==> flow/design.v <==
module flappy_core(
	input clk,
	input resetn,
	input go,
	input stop,
	input jump,
	input [1:0] sw,
	output [7:0] x,
	output [6:0] y,
	output [2:0] colour,
	output [7:0] HEX0,
	output [7:0] HEX1,
	output [7:0] HEX2,
	output [7:0] HEX3,
	output [14:0] LEDR
	);
	 wire [27:0] score;
	 wire [3:0] score_thousands;
	 wire [3:0] score_hundreds;
	 wire [3:0] score_tens;
	 wire [3:0] score_ones;
    wire [1112:0] draw;
    wire [27:0] rate;
	 wire [15:0] counter;
    wire start, move, lose;
    control c(
	.clk(clk),
	.go(go),
	.stop(stop),
   .start(start),
	.resetn(resetn),
	.move(move),
	.lose(lose)
	);
    datapath d(
	.clk(clk),
	.start(start),
	.move(move),
	.jump(jump),
	.rate(rate),
	.resetn(resetn),
	.draw(draw),
	.LEDR(LEDR[14:0]),
	.score(score),
	.lose(lose)
	);
    display d0(
	.floor(draw),
	.clk(clk),
	.resetn(resetn),
	.x(x),
	.y(y),
	.colour(colour),
	.counter(counter)
	);
	difficultySwitch diffSw(
		.sel(sw),
		.rate(rate)
	);
	bcd b0(
		.number(score[13:0]),
		.thousands(score_thousands),
		.hundreds(score_hundreds),
		.tens(score_tens),
		.ones(score_ones)
	);
	hex_display h0(
		.IN(score_ones),
		.OUT(HEX0)
	);
	hex_display h1(
		.IN(score_tens),
		.OUT(HEX1)
	);
	hex_display h2(
		.IN(score_hundreds),
		.OUT(HEX2)
	);
	 hex_display h3(
		.IN(score_thousands),
		.OUT(HEX3)
	);
endmodule
module difficultySwitch(
	input [1:0] sel,
	output reg [27:0] rate
	);
	always @(*) begin
		case(sel)
			2'b00: rate = 28'd150;  
			2'b01: rate = 28'd100;  
			2'b10: rate = 28'd80;   
			2'b11: rate = 28'd1500;  
		endcase
	end
endmodule
module control(
	input clk,
	input go,
	input stop,
	input resetn,
	input lose,
	output reg start,
	output reg move
	);
	reg [5:0] cur, next;
	localparam S_READY = 5'd0,
		  S_READY_WAIT = 5'd1,
		  S_MOVE  = 5'd2,
		  S_STOP  = 5'd3;
	always@(*)
	begin: state_table
		case (cur)
			S_READY: next = go ? S_READY_WAIT : S_READY;
			S_READY_WAIT: next = S_MOVE;
			S_MOVE: next = stop ? S_STOP : (lose ? S_READY : S_MOVE);
			S_STOP: next = S_READY;
			default: next = S_READY;
		endcase
	end
	always @(*)
	begin: enable_signals
		start = 1'b0;
		move = 1'b0;
		case (cur) 
			S_READY: begin 
				start = 1'b1;
			end
			S_MOVE: begin 
				move = 1'b1;
			end
			default: begin
			end
		endcase	
	end
	always@(posedge clk) 
	begin: state_FFs
		if (!resetn)
			cur <= S_READY;
		else 
			cur <= next;
	end
endmodule
module datapath (
    input clk,
    input start,
    input move,
    input jump,
	 input [27:0] rate,	
	input resetn,
	output [14:0] LEDR,
	output reg [27:0] score,
	output reg [1112:0] draw,
	output reg lose
    );
    reg [27:0] count;
	 reg [2:0] count2;
	reg [1112:0] obstacles;
    reg [6:0] height;
	reg [4:0] start_falling;
    reg going_up;
	 parameter gap = 7'b0000000;
	 parameter big_gap = {12{gap}};
    always@(posedge clk) begin
		if (!resetn) begin
			count <= rate;
			count2 <= 2'd3;
        	height <= 7'd40;
			going_up <= 1'b1;
			lose <= 1'b0;
			draw <= 1112'b0;
			obstacles[1105:0] <= {7'd35, big_gap, 7'd40, big_gap, 7'd20, big_gap, 7'd30, big_gap, 7'd45, big_gap, 7'd25, big_gap, 7'd35, big_gap, 7'd10};
			score <= 13'b0;
			start_falling <= 5'b0;
		end
        else if (start) begin
        	count <= rate;
        	height <= 7'd40;
         draw <= 1112'b0;
			obstacles[1105:0] <= {7'd35, big_gap, 7'd40, big_gap, 7'd20, big_gap, 7'd30, big_gap, 7'd45, big_gap, 7'd25, big_gap, 7'd35, big_gap, 7'd10};
			going_up <= 1'b1;
			score <= 13'b0;
			lose <= 1'b0;
			count2 <= 2'd3;
        end
		else begin
            if (count == 28'b0) begin
                count <= rate;
				score = score + 1;
				if (count2 == 1'b0) begin
					draw = draw << 7;
					draw[6:0] = obstacles[1105:1099];
					obstacles[1105:0] = {obstacles[1098:0], obstacles[1105:1099]};
					count2 = 2'd3;
				end else
					count2 = count2 - 1;
				if (height == 7'd0) 
					lose <= 1'b1;
				if (height == 7'd80) 
					lose <= 1'b1;
				if (draw[1105:1099] != 7'b0 && (height < draw[1105:1099] || height > draw[1105:1099] + 7'd24))
					lose <= 1'b1;
				if (jump) begin
					start_falling = 5'b1111;
					going_up = 1'b1;			
					end
				else if (start_falling > 0)
					start_falling = start_falling - 1;
				else 
					going_up = 1'b0;
				if (going_up)
					height = height + 1;
				else
					height = height -1;
				draw[1112:1106] = height;
				end
            else
				count <= count - 1;
        end
    end
    assign LEDR[5:0] = 6'b0;
    assign LEDR[7] = 1'b0;
    assign LEDR[6] = going_up;
    assign LEDR[14:8] = height;
endmodule
module display (
    input [1112:0] floor,
    input clk,
	 input resetn,
    output reg [7:0] x,
    output reg [6:0] y,
    output reg [2:0] colour,
	 output reg [15:0] counter
    );
   reg [7:0] x_init;
   reg [8:0] y_init;
	reg [8:0] runner_count;
	reg [6:0] runner_height;
	reg [1112:0] local_draw;
	reg [7:0] y_pixel;
	reg [7:0] pipe_height;  
	reg [8:0] count;
    always@(posedge clk) begin
		if (!resetn) begin
			x_init <= 8'd2;
			y_init <= 9'd84;		
			counter <= 15'b0;
			local_draw <= floor;
			count <= 8'd0;			
		end
		else begin
			if (counter < 15'd12800) begin
				if (counter < 15'd160) begin
					if (counter < 15'd80) 
						x <= 8'd0;
					else 
						x <= 8'd1;
					runner_count = counter % 80;
					y = y_init - runner_count;
					runner_height = floor[1112:1106];
					if (runner_count == 7'd0)
						colour = 3'b011;
					else if (runner_count < runner_height || runner_count > runner_height + 3)
						colour = 3'b011;
					else 
						colour = 3'b100;
				end 
				else begin
					count = (counter-160) % 320;
					if (count < 80)
						x <= x_init;
					else if (count < 160)
						x <= x_init + 1;
					else if (count < 240)
						x <= x_init + 2;
					else if (count < 320)
						x <= x_init + 3;
					y_pixel = count % 80;
					y <= y_init - y_pixel;
					pipe_height = local_draw[1105:1099];
					if (y_pixel < pipe_height || y_pixel > pipe_height + 7'd24)
						colour = 3'b110;
					else 
						colour = 3'b011;
					if (pipe_height == 7'd0) 
						colour = 3'b011;
					if (count == 15'd319) begin
						x_init <= x_init + 4;
						local_draw <= local_draw << 7;
					end
				end
				counter = counter + 1;
			end
			else begin 
				x_init <= 8'd2;
				y_init <= 9'd84;
				counter <= 15'b0;
				local_draw <= floor;
				count <= 8'd0;
			end
		end
	end
endmodule
module hex_display(IN, OUT);
    input [3:0] IN;
	output reg [7:0] OUT;
	always @(*)
	begin
	case(IN[3:0])
		4'b0000: OUT = 7'b1000000;
		4'b0001: OUT = 7'b1111001;
		4'b0010: OUT = 7'b0100100;
		4'b0011: OUT = 7'b0110000;
		4'b0100: OUT = 7'b0011001;
		4'b0101: OUT = 7'b0010010;
		4'b0110: OUT = 7'b0000010;
		4'b0111: OUT = 7'b1111000;
		4'b1000: OUT = 7'b0000000;
		4'b1001: OUT = 7'b0011000;
		4'b1010: OUT = 7'b0001000;
		4'b1011: OUT = 7'b0000011;
		4'b1100: OUT = 7'b1000110;
		4'b1101: OUT = 7'b0100001;
		4'b1110: OUT = 7'b0000110;
		4'b1111: OUT = 7'b0001110;
		default: OUT = 7'b0111111;
	endcase
	end
endmodule
module bcd(number, thousands, hundreds, tens, ones);
   input  [13:0] number;
   output reg [3:0] thousands;
   output reg [3:0] hundreds;
   output reg [3:0] tens;
   output reg [3:0] ones;
   reg [29:0] shift;
   integer i;
   always @(number)
   begin
      shift[29:14] = 0;
      shift[13:0]  = number;
      for (i=0; i<14; i=i+1) begin
         if (shift[17:14] >= 5)
            shift[17:14] = shift[17:14] + 3;
         if (shift[21:18] >= 5)
            shift[21:18] = shift[21:18] + 3;
         if (shift[25:22] >= 5)
            shift[25:22] = shift[25:22] + 3;
		if (shift[29:26] >= 5)
			shift[29:26] = shift[29:26] + 3;
         shift = shift << 1;
      end
	  thousands = shift[29:26];
      hundreds  = shift[25:22];
      tens      = shift[21:18];
      ones      = shift[17:14];
   end
endmodule
# Step by step through the tools: flappy_core
# The steps from the RTL of flappy_core to its reports follow in flow order.
# Lines are those of the file above, counted from 1.
# Operators carry their Yosys type and port widths (W data, S select, Z words).
# Library cell names are shortened.
# The mark - stands for no value.
# design
top	flappy_core
clock	clk
lib	sky130hd
pvt_corner	tt_025C_1v80

# Elaborated design
# Yosys after proc, flatten, opt, wreduce and memory -nomap, before mapping. Memory bits, and registers merged into a memory's read port (data or address), are not among the register bits. Print and check cells are not counted.
# Memory sizes are those after Yosys's memory passes, which may raise the word count (mostly to a power of two), join words into wider ones and drop unused or constant bits.
# classes
add_sub_neg	63
div	3
compare	60
equal	10
n_mux	87
n_logic	3
n_reduce_logical	24
# op_table
operator	n
$mux W1106	4
$mux W1099	4
$mod A32 B9 Y32 const B	1
$mod A16 B7 Y32 const B	1
$mod A9 B7 Y32 const B	1
$ge A4 B3 Y1 const B	42
$add A4 B2 Y4 const B	33
$mux W4	33
$pmux W28 S4	1
$mux W28	3
$mux W3	19
$mux W8	5
$add A28 B1 Y28 const B	1
$sub A28 B1 Y28 const B	1
$logic_not A28 Y1	1
$add A3 B2 Y3 const B	9
$lt A9 B8 Y1 const B	2
$pmux W6 S3	1
$sub A16 B8 Y17 const B	1
$add A16 B1 Y16 const B	1
$lt A16 B14 Y1 const B	1
$lt A16 B7 Y1 const B	1
$lt A16 B8 Y1 const B	1
$add A8 B2 Y8 const B	2
$mux W5	3
$sub A7 B7 Y7 const A	2
$logic_not A7 Y1	2
$mux W7	2
# Other operator kinds: 46; their cells: 72.
# word_totals
regBits	3446
rom_bits	448
mem_count	4
input_bits	7
output_inout_bits	65
wordCells	272
# mem_list
memory	size	word_bits	read_ports	wr	line_no	source
(no name shown)	16	7	1	0	309	case(IN[3:0])
(no name shown)	16	7	1	0	309
(no name shown)	16	7	1	0	309
(no name shown)	16	7	1	0	309

# Depth
# Yosys ltp: most cells in a row. Word level: on the elaborated netlist, between registers, memories and ports. Mapped: between sequential cells and ports; inverters and the memories' decode and read muxes count.
# logic_depth
word_depth	26
ABC_AREA	0
depth_mapped	78
ltp_nobuf	75

# Mapped cells and area
# Yosys stat after the flow's synthesis: flattened, memories mapped to cells. It holds for the ABC_AREA given above (unset counts as 0); a run with the other value may have another netlist.
# Totals and module areas in this step are rounded.
# by_type
type	n
dfxtp_1	2294
edfxtp_1	1124
nand2_1	7790
a21oi_1	2251
clkbuf_1	991
ha_1	135
xnor2_1	84
nor2_1	166
mux2i_1	46
nand3_1	79
inv_1	99
xor2_1	35
o21ai_0	48
nand2b_1	36
nor3_1	38
nor2b_1	26
a211oi_1	20
a21o_1	20
# Not listed: further types 98, cells in them 472.
# mapped
stdcells	15754
synth_area_um2	133600
sequential_area_um2	79680
ffs	3418
# By module: a second synthesis without flattening, with its own total; a netlist apart from the flattened one above.
# hier_totals
cells_unflattened	16030
hier_area_um2	135500
# Rows give one instance, submodules left out.
# by_module
mod	n_inst	n_cells	mod_area_um2
datapath	1	10090	79180
display	1	5207	50920
bcd	1	540	3876
hex_display	4	37	279.0
difficultySwitch	1	34	259.0
control	1	11	136.4
flappy_core	1	0	0.0

# Path before layout
# Source: OpenSTA report_checks on the synthesized netlist (no wires, ideal clock, input and output delay 20% of the period each), path of least setup slack; recovery checks are left aside. Register names are those of the netlist, which keeps one name where synthesis merged equal registers.
# synth_timing
path_type	register to register
startpoint	register d0.counter[5]
endpoint	register d0.local_draw[0]
clock_period_ns	20.0
setup_time_ns	1.687
t_first_pin_ns	0.000
arrival_ns	30.600
required_time_ns	18.313
slack_ns	-12.287
delay_ns	32.287
path_stages	19
path_buffers	3
synth_period_reached_ns	32.287
# "delay_ns" = arrival - input delay + setup time.
# "path_stages": output pins that drive a net of the path, with the launching flip-flop's if there is one; two outputs of one cell count as two.
# "synth_period_reached_ns" = period - worst setup slack (recovery checks aside). The figure is calculated, with input and output delays left at 20% of the set period.
# The rows between start and end are the longest chain of elaborated cells between them; the timing report does not say that the signal goes this way. Where chains are equally long, one stands for them.
# A line is the first line of the expression or statement that the cell stems from. Yosys adds cells for indexed reads and writes and turns some case tables into memories.
# At most two assigning lines are given for a register; there are more.
# Only ways into the end's enable, where the timed path ends, are counted here.
# synth_via
cell_sequence	dfxtp_1 clkbuf_1 inv_1 ha_1 and2b_1 nor2_1 and2_1 buf_2 nor3_1 nor3_1 o31ai_4 o211ai_1 and3_1 buf_2 or4b_2 a21oi_1 a311o_1 o2111a_1 nand2b_1
elab_chain_len	5
# synth_rtl
element	line_no	source
from (decl)	233	output reg [15:0] counter
from (assign)	247	counter <= 15'b0;
from (assign)	292	counter = counter + 1;
$sub A16 B8 Y17	269	count = (counter-160) % 320;
$mod A32 B9 Y32	269
$eq A9 B9 Y1	287	if (count == 15'd319) begin
$ne A3 B3 Y1	-
$reduce_and A2 Y1	-
to (assign)	289	local_draw <= local_draw << 7;
to (assign)	298	local_draw <= floor;
to (decl)	239	reg [1112:0] local_draw;

# Timing after layout
# Path of least setup slack in the final report of stored run 1 (OpenROAD, finished layout, wires in). Where an end is a register, its clock arrival counts in the times.
# layout_timing
path_type	register to output
startpoint	register (no name shown)
endpoint	output HEX2[3]
clock_period_ns	15.4
t_first_pin_ns	0.88
arrival_ns	12.66
required_time_ns	12.32
slack_ns	-0.34
path_stages	74
path_buffers	4
# The rows between start and end are the longest chain of elaborated cells between them; the timing report does not say that the signal goes this way. Where chains are equally long, one stands for them.
# A memory read counts as a cell of the chain, while the word-level depth stops at memories.
# layout_via
cell_sequence	dfxtp_2 inv_2 ha_4 inv_2 ha_4 a21oi_4 xnor2_2 inv_2 ha_4 and2b_2 o21ai_2 a21oi_2 xnor2_2 ha_2 nor2b_4 nor2_4 nand3_2 and2_4 [38 not listed] ha_2 nand2b_4 or4b_1 a21o_1 nand3_2 xnor2_2 inv_1 ha_2 nor2b_4 o31ai_4 buf_4 mux2i_1 buf_4 buf_6 nor2b_4 a211oi_2 nor4_2 buf_2
elab_chain_len	23
# layout_rtl
element	line_no	source
from (decl)	152
from (assign)	173
from (assign)	189
$add A4 B2 Y4	344	shift[17:14] = shift[17:14] + 3;
$mux W4	343	if (shift[17:14] >= 5)
$ge A4 B3 Y1	343
$mux W4	343
$ge A4 B3 Y1	343
$mux W4	343
$ge A4 B3 Y1	343
[9 not listed]	-
$ge A4 B3 Y1	343
$mux W4	343
$add A4 B2 Y4	344
$mux W4	343
$add A4 B2 Y4	346	shift[21:18] = shift[21:18] + 3;
$mux W4	345	if (shift[21:18] >= 5)
$mem_v2 Z16 W7	309	case(IN[3:0])
to (decl)	13	output [7:0] HEX2,

==> runs of flappy_core <==
Measured data: module flappy_core, platform sky130hd, 2 stored runs of the flow under differing settings, order arbitrary. Input and output delays are each 20% of the period that was set; the output load is 0.01 pF.
"achievedPeriod_ns" is the run's clock period less its worst setup slack. It is reckoned from that one timing run; input and output delays stay at 20% of the period that was set.
By "timing.worst_path_ns" is meant the share of the clock period that the worst setup path is allowed (20% is reserved at inputs, 20% at outputs), minus its slack. Clock arrival times at its registers enter into it.
"totalPower_w" is the tool's figure for a default switching activity; nothing was simulated.
Measured values are rounded.

Stored run 1, flow files:
==> flow/run.sh <==
#!/bin/bash
# the make line also repeats the synthesis and layout settings of config.mk as NAME=value (left out here)
make -C /OpenROAD-flow-scripts/flow DESIGN_CONFIG=/design/flow/config.mk WORK_HOME=/design/flow/orfs CLKGATE_MAP_FILE= finish
==> flow/config.mk <==
export PLATFORM = sky130hd
export DESIGN_NAME = flappy_core
export DESIGN_NICKNAME = flappy_core
export VERILOG_FILES = /design/flow/design.v
export SDC_FILE = /design/flow/constraint.sdc
export NUM_CORES = 4
export LEC_CHECK = 0
export CAP_MARGIN = 20
export CORE_MARGIN = 2
export CORE_UTILIZATION = 45
export PLACE_DENSITY = 0.6
export SLEW_MARGIN = 20
==> flow/constraint.sdc <==
create_clock -name core_clock -period 15.4 [get_ports {clk}]
set_input_delay 3.0800 -clock core_clock [delete_from_list [all_inputs] [get_ports {clk}]]
set_output_delay 3.0800 -clock core_clock [all_outputs]
set_load 0.01 [all_outputs]

==> results of stored run 1, as CSV <==
result,value
timing.worst_path_ns,12.66
worst_setup_path_type,"register to output"
yosys_chip_area_um2,133600
worst_hold_slack_ns,0.423
total_negative_slack_ns,-3.476
achievedPeriod_ns,15.740
post_route_stdcell_area_um2,151900
die_um2,301200
final_setup_ws_ns,-0.340
util_frac,0.513
totalPower_w,0.01843

Stored run 2, flow files:
==> flow/run.sh <==
#!/bin/bash
# the make line also repeats the synthesis and layout settings of config.mk as NAME=value (left out here)
make -C /OpenROAD-flow-scripts/flow DESIGN_CONFIG=/design/flow/config.mk WORK_HOME=/design/flow/orfs CLKGATE_MAP_FILE= finish
==> flow/config.mk <==
export PLATFORM = sky130hd
export DESIGN_NAME = flappy_core
export DESIGN_NICKNAME = flappy_core
export VERILOG_FILES = /design/flow/design.v
export SDC_FILE = /design/flow/constraint.sdc
export NUM_CORES = 4
export LEC_CHECK = 0
export CAP_MARGIN = 20
export CORE_MARGIN = 2
export CORE_UTILIZATION = 72
export CTS_CLUSTER_DIAMETER = 43
export SLEW_MARGIN = 20
==> flow/constraint.sdc <==
create_clock -name core_clock -period 20.0 [get_ports {clk}]
set_input_delay 4.0000 -clock core_clock [delete_from_list [all_inputs] [get_ports {clk}]]
set_output_delay 4.0000 -clock core_clock [all_outputs]
set_load 0.01 [all_outputs]

==> results of stored run 2, as CSV <==
result,value
die_um2,189000
totalPower_w,0.01457
final_setup_ws_ns,0.888
yosys_chip_area_um2,133600
util_frac,0.799
achievedPeriod_ns,19.112
worst_hold_slack_ns,0.430
total_negative_slack_ns,0.000
post_route_stdcell_area_um2,147700
timing.worst_path_ns,15.11
worst_setup_path_type,"register to output"
